==> flow/design.v <==
module FDIVIDER(
    input  logic ACLK,
    input  logic RESTN,
    output logic SCLK,
    output logic TICK    
);
logic [3:0]count;
assign TICK = (count == 4'd4) && !SCLK;
always_ff@(posedge ACLK)begin
    if(!RESTN)begin
        count <= 0;
        SCLK <= 0;
    end else begin
        if(count == 4'd4)begin
            count <= 0;
            SCLK <= ~SCLK;
        end else begin
            count <= count +1;
        end
    end
end
endmodule
module FIFO_MANAGER(
    input logic Tx_full,
    input logic SS_full,
    input logic Tx_empty,
    input logic SS_empty,
    output logic FREADY_full,
    output logic FREADY_empty
);
always_comb begin : Full_empty_block
    if(Tx_full | SS_full)begin
        FREADY_full = 0;
    end else begin
        FREADY_full = 1;
    end
    if(Tx_empty | SS_empty) begin
        FREADY_empty = 0;
    end else begin
        FREADY_empty = 1;
    end
end
endmodule
module Async_Tx_FIFO #(
    parameter DATA_WIDTH = 32,
    parameter ADDR_WIDTH = 4  
)(
    input  logic [DATA_WIDTH-1:0] data_in,
    input  logic wr_en,
    input  logic rd_en,
    input  logic ACLK,    
    input  logic SCLK,    
    input  logic rst_n,
    output logic [DATA_WIDTH-1:0] data_out,
    output logic empty,
    output logic full
);
    logic [DATA_WIDTH-1:0] mem [0:(1<<ADDR_WIDTH)-1];
    logic [ADDR_WIDTH:0] wr_ptr_bin, rd_ptr_bin;
    logic [ADDR_WIDTH:0] wr_ptr_gry, rd_ptr_gry;
    logic [ADDR_WIDTH:0] wr_ptr_sync1, wr_ptr_sync2;
    logic [ADDR_WIDTH:0] rd_ptr_sync1, rd_ptr_sync2;
    always_ff @(posedge ACLK) begin
        if (!rst_n) begin
            wr_ptr_bin <= 0;
            wr_ptr_gry <= 0;
        end else if (wr_en && !full) begin
            wr_ptr_bin <= wr_ptr_bin + 1;
            wr_ptr_gry <= ((wr_ptr_bin + 1) >> 1) ^ (wr_ptr_bin + 1);
        end
    end
    always_ff @(posedge ACLK) begin
        if (rst_n && wr_en && !full)
            mem[wr_ptr_bin[ADDR_WIDTH-1:0]] <= data_in;
    end
    always_ff @(posedge ACLK) begin
        if (!rst_n) begin
            rd_ptr_bin <= 0;
            rd_ptr_gry <= 0;
            data_out   <= 0;
        end else if (SCLK && rd_en && !empty) begin
            rd_ptr_bin <= rd_ptr_bin + 1;
            rd_ptr_gry <= ((rd_ptr_bin + 1) >> 1) ^ (rd_ptr_bin + 1);
            data_out   <= mem[rd_ptr_bin[ADDR_WIDTH-1:0]];
        end
    end
    always_ff @(posedge ACLK) begin
        if (!rst_n) begin
            wr_ptr_sync1 <= 0;
            wr_ptr_sync2 <= 0;
        end else if (SCLK) begin
            wr_ptr_sync1 <= wr_ptr_gry;
            wr_ptr_sync2 <= wr_ptr_sync1;
        end
    end
    always_ff @(posedge ACLK) begin
        if (!rst_n) begin
            rd_ptr_sync1 <= 0;
            rd_ptr_sync2 <= 0;
        end else begin
            rd_ptr_sync1 <= rd_ptr_gry;
            rd_ptr_sync2 <= rd_ptr_sync1;
        end
    end
    assign empty = (wr_ptr_sync2 == rd_ptr_gry);
    assign full  = (wr_ptr_gry == {~rd_ptr_sync2[ADDR_WIDTH:ADDR_WIDTH-1], rd_ptr_sync2[ADDR_WIDTH-2:0]});
endmodule
module Async_SS_FIFO #(
    parameter DATA_WIDTH = 32,
    parameter ADDR_WIDTH = 4  
)(
    input  logic [DATA_WIDTH-1:0] data_in,
    input  logic wr_en,
    input  logic rd_en,
    input  logic ACLK,    
    input  logic SCLK,    
    input  logic rst_n,
    output logic [DATA_WIDTH-1:0] data_out,
    output logic empty,
    output logic full
);
    logic [DATA_WIDTH-1:0] mem [0:(1<<ADDR_WIDTH)-1];
    logic [ADDR_WIDTH:0] wr_ptr_bin, rd_ptr_bin;
    logic [ADDR_WIDTH:0] wr_ptr_gry, rd_ptr_gry;
    logic [ADDR_WIDTH:0] wr_ptr_sync1, wr_ptr_sync2;
    logic [ADDR_WIDTH:0] rd_ptr_sync1, rd_ptr_sync2;
    always_ff @(posedge ACLK) begin
        if (!rst_n) begin
            wr_ptr_bin <= 0;
            wr_ptr_gry <= 0;
        end else if (wr_en && !full) begin
            wr_ptr_bin <= wr_ptr_bin + 1;
            wr_ptr_gry <= ((wr_ptr_bin + 1) >> 1) ^ (wr_ptr_bin + 1);
        end
    end
    always_ff @(posedge ACLK) begin
        if (rst_n && wr_en && !full)
            mem[wr_ptr_bin[ADDR_WIDTH-1:0]] <= data_in;
    end
    always_ff @(posedge ACLK) begin
        if (!rst_n) begin
            rd_ptr_bin <= 0;
            rd_ptr_gry <= 0;
            data_out   <= 0;
        end else if (SCLK && rd_en && !empty) begin
            rd_ptr_bin <= rd_ptr_bin + 1;
            rd_ptr_gry <= ((rd_ptr_bin + 1) >> 1) ^ (rd_ptr_bin + 1);
            data_out   <= mem[rd_ptr_bin[ADDR_WIDTH-1:0]];
        end
    end
    always_ff @(posedge ACLK) begin
        if (!rst_n) begin
            wr_ptr_sync1 <= 0;
            wr_ptr_sync2 <= 0;
        end else if (SCLK) begin
            wr_ptr_sync1 <= wr_ptr_gry;
            wr_ptr_sync2 <= wr_ptr_sync1;
        end
    end
    always_ff @(posedge ACLK) begin
        if (!rst_n) begin
            rd_ptr_sync1 <= 0;
            rd_ptr_sync2 <= 0;
        end else begin
            rd_ptr_sync1 <= rd_ptr_gry;
            rd_ptr_sync2 <= rd_ptr_sync1;
        end
    end
    assign empty = (wr_ptr_sync2 == rd_ptr_gry);
    assign full  = (wr_ptr_gry == {~rd_ptr_sync2[ADDR_WIDTH:ADDR_WIDTH-1], rd_ptr_sync2[ADDR_WIDTH-2:0]});
endmodule
module AXI_SLAVE(
    input logic ACLK,
    input logic ARESETN,
    input logic [31:0]AWADDR,
    input logic AWVALID,
    output logic AWREADY,
    input logic [31:0]WDATA,
    input logic WVALID,
    output logic WREADY,
    output logic[1:0]BRESP,
    output logic BVALID,
    input logic BREADY,
    input logic FREADY_full,
    output logic wr_en,
    output logic[31:0]Tx_data_out,
    output logic[31:0]SS_data_out
);
 localparam logic [31:0] Tx_address = 32'h0;
 localparam logic [31:0] SS_address = 32'h2;
 typedef enum logic[1:0]{
    IDEAL,
    DECODE,
    EXECUTE
 } state_t;
typedef enum logic{
    START,
    OK
}phase_t;
logic ready;
logic [31:0]data_buffer_1;
logic [31:0]addr_buffr;
state_t state;
phase_t phase;
logic AWalrt;
logic Walrt;
always_ff@(posedge ACLK)begin : AXI_SLAVE
    if(!ARESETN)begin
        wr_en <= 0;
        state <= IDEAL;
        BRESP <= 2'b00;
        BVALID <= 0;
        Tx_data_out <= 0;
        SS_data_out <= 0;
    end else begin
        wr_en <= 0;
        case(state)
            IDEAL: begin
                BRESP <= 2'b00;
                if(ready) begin
                    state <= DECODE;
                end
            end
            DECODE:begin
                BRESP <= 2'b00;
                case(addr_buffr)
                    Tx_address: begin
                        Tx_data_out <= data_buffer_1;
                        BRESP <= 2'b00;
                    end
                    SS_address: begin
                        SS_data_out <= data_buffer_1;
                        BRESP <= 2'b00;
                    end
                    default: begin
                        BRESP <= 2'b10;
                    end
                endcase
                if(BVALID & BREADY) begin
                    BVALID <= 0;
                    state <= EXECUTE;
                end else begin
                    BVALID <= 1;
                end
            end
            EXECUTE:begin
                BVALID <= 0;
                wr_en <= (addr_buffr == Tx_address);  
                state <= IDEAL;
                BRESP <= 2'b00;
            end
            default: state <= IDEAL;
        endcase
    end
end
always_ff@(posedge ACLK)begin : handshake_block
    if(!ARESETN)begin
        phase <= START;
        ready <= 0;
        AWalrt <= 0;
        Walrt <= 0;
    end else begin
        case(phase)
            START:begin
                if(AWVALID & AWREADY) begin
                    AWalrt <= 1;  
                    addr_buffr <= AWADDR;
                 end
                if(WVALID & WREADY)begin
                    Walrt <= 1;     
                    data_buffer_1 <= WDATA;
                end
                if(AWalrt & Walrt) begin    
                ready <= 1; 
                phase <= OK;
                end
            end
            OK:begin
                ready <= 0;
                AWalrt <= 0;
                Walrt <= 0;
                if(BVALID & BREADY) begin  
                    phase <= START; 
                end
            end
        endcase
    end
end
always_comb begin : ready_block
    if(FREADY_full && (phase == START) && (state == IDEAL) && !wr_en)begin
        AWREADY = !AWalrt;
        WREADY = !Walrt;
    end else begin
        AWREADY = 0;
        WREADY = 0;
    end
end
endmodule
module DATA_BUFFER(
    input logic[31:0] din_1,
    input logic[31:0]din_2,
    input logic go,
    input logic ACLK,
    input logic SCLK,
    input logic ARESETN,
    input logic SRESP,
    output logic DREADY,
    output logic [33:0]dout
);
typedef enum logic[2:0]{
    IDEAL,
    WAIT_FIFO,
    FETCH,
    CONCATENATE,
    VALIDATE
} state_t;
logic [31:0] SS_buffer_1;
logic [1:0] SS_buffer_2;
state_t state;
always_ff@(posedge ACLK) begin : data_fetch_block
    if(!ARESETN)begin
        state <= IDEAL;
        DREADY <= 0;
    end else if(SCLK) begin
        case(state)
            IDEAL:begin
                DREADY <= 0;
                if(go) begin
                    state <= WAIT_FIFO;
                end
            end
            WAIT_FIFO: begin
                state <= FETCH;
            end
            FETCH:begin
                SS_buffer_1 <= din_1;
                SS_buffer_2 <= din_2[1:0];
                state <= CONCATENATE;
            end
            CONCATENATE:begin
                dout <= {SS_buffer_2,SS_buffer_1};
                state <= VALIDATE;
                DREADY <= 1;
            end
            VALIDATE:begin
                if(DREADY & SRESP)begin
                    state <= IDEAL;
                end
            end
            default: state <= IDEAL;
        endcase
    end
end
endmodule
module SPI_MASTER(
    input logic ACLK,
    input logic FSCLK,
    input logic FTICK,
    input logic ARESETN,
    input logic FREADY_empty,
    input logic DREADY,
    input logic [33:0] din,
    output logic go,
    output logic SRESP,
    output logic rd_en,
    output logic[1:0]SS,
    output logic MOSI,
    output logic SCLK,
    input logic MISO
);
typedef enum logic[2:0]{
    IDEAL,
    WAIT_FIFO,
    FETCH,
    START,
    DONE,
    VALIDATE
} state_t;
logic [5:0]count;
logic [31:0] data_buffer_3;
logic [1:0] data_buffer_4;
state_t state;
assign SCLK = (state == START && count != 6'd0) ? FSCLK : 0;
always_ff@(posedge ACLK) begin : main_FSM_block
    if(!ARESETN)begin
        state <= IDEAL;
        count <= 0;
        rd_en <= 0;
        go <= 0;
        SRESP <= 0;
        SS <= 0;
        MOSI <= 0;
    end else if(FTICK) begin
        case(state)
            IDEAL:begin
                go <= 0;
                if(FREADY_empty)begin
                    go <= 1;
                    rd_en <= 1;
                    state <= WAIT_FIFO;
                    count <= 0;
                end
            end
            WAIT_FIFO:begin
                rd_en <= 0;
                go <= 0;
                state <=FETCH;
            end
            FETCH:begin
                if(DREADY) begin
                    data_buffer_3 <= din[31:0];
                    data_buffer_4 <= din[33:32];
                    SS <= din[33:32];
                    state <= START;
                end
            end
            START:begin
                if(count == 6'd32) begin
                    state <= DONE;
                end else begin
                    if(DREADY) begin
                        MOSI <= data_buffer_3[31];
                        data_buffer_3 <= {data_buffer_3[30:0],1'b0};
                        count <= count +1;
                    end
                end
            end
            DONE: begin
                SRESP <= 1;
                state <= VALIDATE;
            end
            VALIDATE:begin
                SRESP <= 0;
                state <= IDEAL;
            end
            default: state <= IDEAL;
        endcase
    end
end
endmodule
module Module_Wrapper (
    input logic ACLK,
    input logic ARESETN,
    input  logic [31:0] AWADDR,
    input  logic AWVALID,
    output logic AWREADY,
    input  logic [31:0] WDATA,
    input  logic WVALID,
    output logic WREADY,
    output logic [1:0] BRESP,
    output logic BVALID,
    input  logic BREADY,
    output logic [1:0] SS,
    output logic MOSI,
    output logic SCLK,
    input  logic MISO
);
    logic sclk_int, sclk_tick;
    logic fready_full, fready_empty;
    logic wr_en, rd_en;
    logic [31:0] tx_data_bus, ss_data_bus;
    logic [31:0] fifo_tx_out, fifo_ss_out;
    logic [33:0] data_to_master;
    logic go, dready, sresp;
    logic tx_full, tx_empty, ss_full, ss_empty;
    FDIVIDER fdiv_inst (
        .ACLK(ACLK),
        .RESTN(ARESETN),
        .SCLK(sclk_int),
        .TICK(sclk_tick)
    );
    AXI_SLAVE axi_inst (
        .ACLK(ACLK),
        .ARESETN(ARESETN),
        .AWADDR(AWADDR), .AWVALID(AWVALID), .AWREADY(AWREADY),
        .WDATA(WDATA), .WVALID(WVALID), .WREADY(WREADY),
        .BRESP(BRESP), .BVALID(BVALID), .BREADY(BREADY),
        .FREADY_full(fready_full),
        .wr_en(wr_en),
        .Tx_data_out(tx_data_bus),
        .SS_data_out(ss_data_bus)
    );
    Async_Tx_FIFO tx_fifo_inst (
        .ACLK(ACLK),
        .SCLK(sclk_tick),
        .rst_n(ARESETN),
        .data_in(tx_data_bus),
        .wr_en(wr_en),
        .rd_en(rd_en),
        .data_out(fifo_tx_out),
        .full(tx_full),
        .empty(tx_empty)
    );
    Async_SS_FIFO ss_fifo_inst (
        .ACLK(ACLK),
        .SCLK(sclk_tick),
        .rst_n(ARESETN),
        .data_in(ss_data_bus),
        .wr_en(wr_en),
        .rd_en(rd_en),
        .data_out(fifo_ss_out),
        .full(ss_full),
        .empty(ss_empty)
    );
    FIFO_MANAGER fifo_mgmt_inst (
        .Tx_full(tx_full), .SS_full(ss_full),
        .Tx_empty(tx_empty), .SS_empty(ss_empty),
        .FREADY_full(fready_full), .FREADY_empty(fready_empty)
    );
    DATA_BUFFER dbuff_inst (
        .din_1(fifo_tx_out), .din_2(fifo_ss_out),
        .go(go), .ACLK(ACLK), .SCLK(sclk_tick), .ARESETN(ARESETN),
        .SRESP(sresp), .DREADY(dready),
        .dout(data_to_master)
    );
    SPI_MASTER master_inst (
        .ACLK(ACLK), .FSCLK(sclk_int), .FTICK(sclk_tick), .ARESETN(ARESETN),
        .FREADY_empty(fready_empty),
        .DREADY(dready), .din(data_to_master),
        .go(go), .SRESP(sresp), .rd_en(rd_en),
        .SS(SS), .MOSI(MOSI), .SCLK(SCLK), .MISO(MISO)
    );
endmodule
Reports on Module_Wrapper
Tool output for the design above, in the order of the flow.
Lines are those of the file above, counted from 1.
Library cell names are shortened.
The mark -- stands for no value.

inputs
  top module = Module_Wrapper
  clock port = ACLK
  cell library = sky130hd
  library corner = tt_025C_1v80

Word level
Counts by Yosys on the flattened word-level netlist (proc, flatten, opt, wreduce; memories kept). Register bits leave out memories and registers merged into their read ports (data or address). Print and check cells are left out.
Memory sizes are those after Yosys's memory passes, which may raise the word count (mostly to a power of two), join words into wider ones and drop unused or constant bits.

word-level totals
  register bits after elaboration = 342
  memory bits (writable) = 1024
  clocked read ports x word width = 64
  memories kept = 2
  bits of input ports = 70
  output and inout port bits = 9
  cells after elaboration = 200

cells by class
  $add $sub $neg = 6
  equal/unequal tests = 30
  multiplexer cells = 46
  bitwise logic cells = 17
  reduce/logical cells = 56

memory list
  name              depth  bits a word  read ports  wr ports  line  source
  ss_fifo_inst.mem  16     32           1           1         122   logic [DATA_WIDTH-1:0] mem [0:(1<<ADDR_WIDTH)-1];
  tx_fifo_inst.mem  16     32           1           1         58    logic [DATA_WIDTH-1:0] mem [0:(1<<ADDR_WIDTH)-1];

operators by type and width
  kind                                           count
  2-to-1 mux 32 bit                              5
  parallel mux 32 bit (select 2 bit)             1
  equality test 32 x 2 -> 1 bit with constant B  1
  zero test 32 bit                               1
  parallel mux 3 bit (select 5 bit)              2
  adder 5 x 1 -> 6 bit with constant B           4
  AND reduction 3 bit                            7
  equality test 5 bit                            4
  bitwise XOR 5 bit                              4
  2-to-1 mux 6 bit                               3
  parallel mux 1 bit (select 2 bit)              9
  != test 2 x 1 -> 1 bit with constant B         8
  2-to-1 mux 3 bit                               5
  AND reduction 2 bit                            7
  nonzero test 2 bit                             7
  logical AND 1 bit                              13
  2-to-1 mux 1 bit                               13
  equality test 3 x 2 -> 1 bit with constant B   4
  parallel mux 6 bit (select 2 bit)              1
  zero test 1 bit                                10
  equality test 3 bit with constant B            3
  != test 2 bit with constant B                  4
  AND reduction 4 bit                            2
  parallel mux 2 bit (select 2 bit)              2
  2-to-1 mux 4 bit                               2
  OR reduction 2 bit                             3
  equality test 3 x 1 -> 1 bit with constant B   2
  zero test 3 bit                                2

Not listed: further kinds 15, cells in them 26.

Logic depth
Depth = most cells in a row (Yosys ltp): at word level without a register or memory, in the mapped netlist without a sequential cell, where the memories' decode and read muxes count.

depth
  word-level depth = 11
  ABC_AREA = 0
  mapped depth = 10
  depth with buffers taken out = 7

Synthesis result
Source: synth_stat.txt of the flow (Yosys; design flattened, memories mapped). It holds for the ABC_AREA given above (unset counts as 0); a run with the other value may have another netlist.

mapped netlist
  mapped cells = 1913
  cell area after synthesis = 33857.5 sq um
  area of sequential cells = 25004.0 sq um
  mapped flip-flops = 895
  buffers = 112

cells by type
  cell type  count  area in all (sq um)
  edfxtp_1   708    2.13E+04
  dfxtp_1    187    3743.59
  mux4_2     136    3.06E+03
  mux2i_1    94     940.902
  nand2_1    128    480.461
  nor2b_1    66     412.896
  mux2_2     31     349.085
  xnor2_1    38     332.819
  a21boi_0   39     292.781
  a22o_1     32     280.269
  a22oi_1    35     262.752
  o21ai_0    45     225.216
  and2_1     34     212.704
  clkbuf_1   56     210.202
  ha_1       14     175.168
  nand3_1    30     150.144
  buf_2      23     115.11
  nor2_1     28     105.101

Not listed: further types 43, cells in them 189.
By module: a second synthesis without flattening, with its own total; a netlist apart from the flattened one above.

unflattened totals
  cell total of the unflattened synthesis = 3087
  area (unflattened synthesis) = 54778.8 sq um

Each row is one instance without its submodules.

modules
  module          times used  cells  area (sq um)  sequential area (sq um)
  Async_SS_FIFO   1           1218   22579.2       16816.1
  Async_Tx_FIFO   1           1218   22579.2       16816.1
  AXI_SLAVE       1           363    4852.2        3403.3
  DATA_BUFFER     1           92     2299.7        2162.1
  SPI_MASTER      1           170    2223.4        1321.3
  FDIVIDER        1           24     237.7         100.1
  FIFO_MANAGER    1           2      7.5           0.0
  Module_Wrapper  1           0      0.0           0.0

Worst setup path after synthesis
Path of least setup slack by OpenSTA after synthesis, without wires, with an ideal clock, recovery checks aside; 20% of the period is set as input and as output delay. Where synthesis merged equal registers, the netlist keeps one of their names.

timing path post-synthesis
  path type = input -> register
  from = input port ARESETN
  to = memory tx_fifo_inst.mem[3][0]
  clock period = 7.0 ns
  input delay = 1.400 ns
  library setup time = 0.501 ns
  launch time at the first pin = 1.400 ns
  data arrival time = 5.206 ns
  required time = 6.499 ns
  slack = 1.293 ns
  delay of the path = 4.307 ns
  driving pins on the path = 4
  buffers on the path = 2
  synthesis period reached = 5.707 ns

"delay of the path" is the arrival time less input delay plus setup time.
"driving pins on the path" counts driving pins, that of a launching flip-flop among them; a cell with two outputs on the path counts twice.
"synthesis period reached" is the clock period less the worst setup slack; recovery checks do not enter. This is arithmetic on one report: input and output delays are still those of the set period (20% each).
Between the ends stands the longest chain of elaborated cells between them, by number of cells; it is not shown to be the way that was timed. Of several equally long chains one is given.
A line is the first line of the expression or statement that the cell stems from. Yosys adds cells for indexed reads and writes and turns some case tables into memories.
Only ways into the end's enable, where the timed path ends, are counted here.

on the way, post-synthesis
  cell sequence = clkbuf_1 clkbuf_1 nand2_1 nor4_1
  cells in the longest elaborated chain = 3
  elaborated cells on any way between the ends = 4
  classes of those cells = 2 x mux; 2 x reduce/logical

RTL lines, path post-synthesis
  element               line  source
  start, declared       443   input logic ARESETN,
  logical AND 1 bit x2  73    if (rst_n && wr_en && !full)
  2-to-1 mux 4 bit      73
  end, declared         58    logic [DATA_WIDTH-1:0] mem [0:(1<<ADDR_WIDTH)-1];

Timing after layout
Path of least setup slack in the final report of run 1 (OpenROAD, finished layout, wires in). Where an end is a register, its clock arrival counts in the times.

timing path post-layout
  path type = register -> output
  from = register ss_fifo_inst.wr_ptr_gry[4]
  to = output port AWREADY
  clock period = 2.54 ns
  external output delay = 0.51 ns
  launch time at the first pin = 0.64 ns
  data arrival time = 2.06 ns
  required time = 2.03 ns
  slack = -0.03 ns
  driving pins on the path = 8
  buffers on the path = 2

Between the ends stands the longest chain of elaborated cells between them, by number of cells; it is not shown to be the way that was timed. Of several equally long chains one is given.

on the way, post-layout
  cell sequence = dfxtp_2 xor2_2 nand3_2 o211ai_1 o21bai_4 buf_6 nor2_4 buf_6
  cells in the longest elaborated chain = 7
  elaborated cells on any way between the ends = 7
  RTL lines with such cells = 3
  classes of those cells = 1 x eq/ne; 2 x mux; 1 x logic; 3 x reduce/logical

RTL lines, path post-layout
  element               line  source
  start, declared       124   logic [ADDR_WIDTH:0] wr_ptr_gry, rd_ptr_gry;
  start, assigned       130   wr_ptr_gry <= 0;
  start, assigned       133   wr_ptr_gry <= ((wr_ptr_bin + 1) >> 1) ^ (wr_ptr_bin + 1);
  equality test 5 bit   170   assign full  = (wr_ptr_gry == {~rd_ptr_sync2[ADDR_WIDTH:ADDR_WIDTH-1], rd_ptr_sync2[ADDR_WIDTH-2:0]});
  bitwise OR 1 bit      32    if(Tx_full | SS_full)begin
  2-to-1 mux 1 bit      32
  logical AND 1 bit x3  290   if(FREADY_full && (phase == START) && (state == IDEAL) && !wr_en)begin
  2-to-1 mux 1 bit      290
  end, declared         446   output logic AWREADY,

2 stored runs of Module_Wrapper in the flow (synthesis by Yosys, layout by OpenROAD, sky130hd cells), in arbitrary order. Constraints: input delay and output delay 20% of the set period each, output load 0.01 pF.
"achieved clock period" means the clock period less the worst setup slack. The figure is calculated, with input and output delays left at 20% of the set period.
"worst setup path time" = time allowed to the worst setup path (clock period - input delay - output delay, where it has them) - its slack; a late launch clock adds to it, a late capture clock takes from it.
"power" is the tool's figure for a default switching activity; nothing was simulated.

Run 1
==> flow/run.sh <==
#!/bin/bash
# the make line also repeats the synthesis and layout settings of config.mk as NAME=value (left out here)
make -C /OpenROAD-flow-scripts/flow DESIGN_CONFIG=/design/flow/config.mk WORK_HOME=/design/flow/orfs CLKGATE_MAP_FILE= finish
==> flow/config.mk <==
export PLATFORM = sky130hd
export DESIGN_NAME = Module_Wrapper
export DESIGN_NICKNAME = Module_Wrapper
export VERILOG_FILES = /design/flow/design.v
export SDC_FILE = /design/flow/constraint.sdc
export NUM_CORES = 4
export LEC_CHECK = 0
export CAP_MARGIN = 20
export CELL_PAD_IN_SITES_DETAIL_PLACEMENT = 1
export CELL_PAD_IN_SITES_GLOBAL_PLACEMENT = 3
export CORE_MARGIN = 3
export CORE_UTILIZATION = 40
export CTS_CLUSTER_SIZE = 27
export GPL_ROUTABILITY_DRIVEN = 0
export GPL_TIMING_DRIVEN = 0
export HOLD_SLACK_MARGIN = 0.08
export MAX_ROUTING_LAYER = met4
export MIN_ROUTING_LAYER = met2
export PLACE_DENSITY_LB_ADDON = 0.01
export SETUP_SLACK_MARGIN = 0.22
export SLEW_MARGIN = 20
==> flow/constraint.sdc <==
create_clock -name core_clock -period 2.54 [get_ports {ACLK}]
set_input_delay 0.5080 -clock core_clock [delete_from_list [all_inputs] [get_ports {ACLK}]]
set_output_delay 0.5080 -clock core_clock [all_outputs]
set_load 0.01 [all_outputs]

==> results of run 1 <==
chip area after synthesis (Yosys): 33857.5 sq um
die area: 88170.4 sq um
standard-cell area of the final layout: 41975.3 sq um
utilization: 50.2 %
worst setup slack after layout: -0.026 ns
total negative slack: -0.041 ns
power: 31.270 mW
achieved clock period: 2.566 ns
worst setup path time: 2.06 ns
worst setup path kind: register -> output

Run 2
==> flow/run.sh <==
#!/bin/bash
# the make line also repeats the synthesis and layout settings of config.mk as NAME=value (left out here)
make -C /OpenROAD-flow-scripts/flow DESIGN_CONFIG=/design/flow/config.mk WORK_HOME=/design/flow/orfs CLKGATE_MAP_FILE= finish
==> flow/config.mk <==
export PLATFORM = sky130hd
export DESIGN_NAME = Module_Wrapper
export DESIGN_NICKNAME = Module_Wrapper
export VERILOG_FILES = /design/flow/design.v
export SDC_FILE = /design/flow/constraint.sdc
export NUM_CORES = 4
export LEC_CHECK = 0
export CAP_MARGIN = 20
export CORE_MARGIN = 2
export CORE_UTILIZATION = 29
export SLEW_MARGIN = 20
==> flow/constraint.sdc <==
create_clock -name core_clock -period 3.86 [get_ports {ACLK}]
set_input_delay 0.7720 -clock core_clock [delete_from_list [all_inputs] [get_ports {ACLK}]]
set_output_delay 0.7720 -clock core_clock [all_outputs]
set_load 0.01 [all_outputs]

==> results of run 2 <==
chip area after synthesis (Yosys): 33857.5 sq um
die area: 119498.0 sq um
standard-cell area of the final layout: 39743.1 sq um
utilization: 34.2 %
worst setup slack after layout: 0.485 ns
total negative slack: 0.000 ns
power: 19.401 mW
achieved clock period: 3.375 ns
worst setup path time: 2.60 ns
worst setup path kind: register -> output
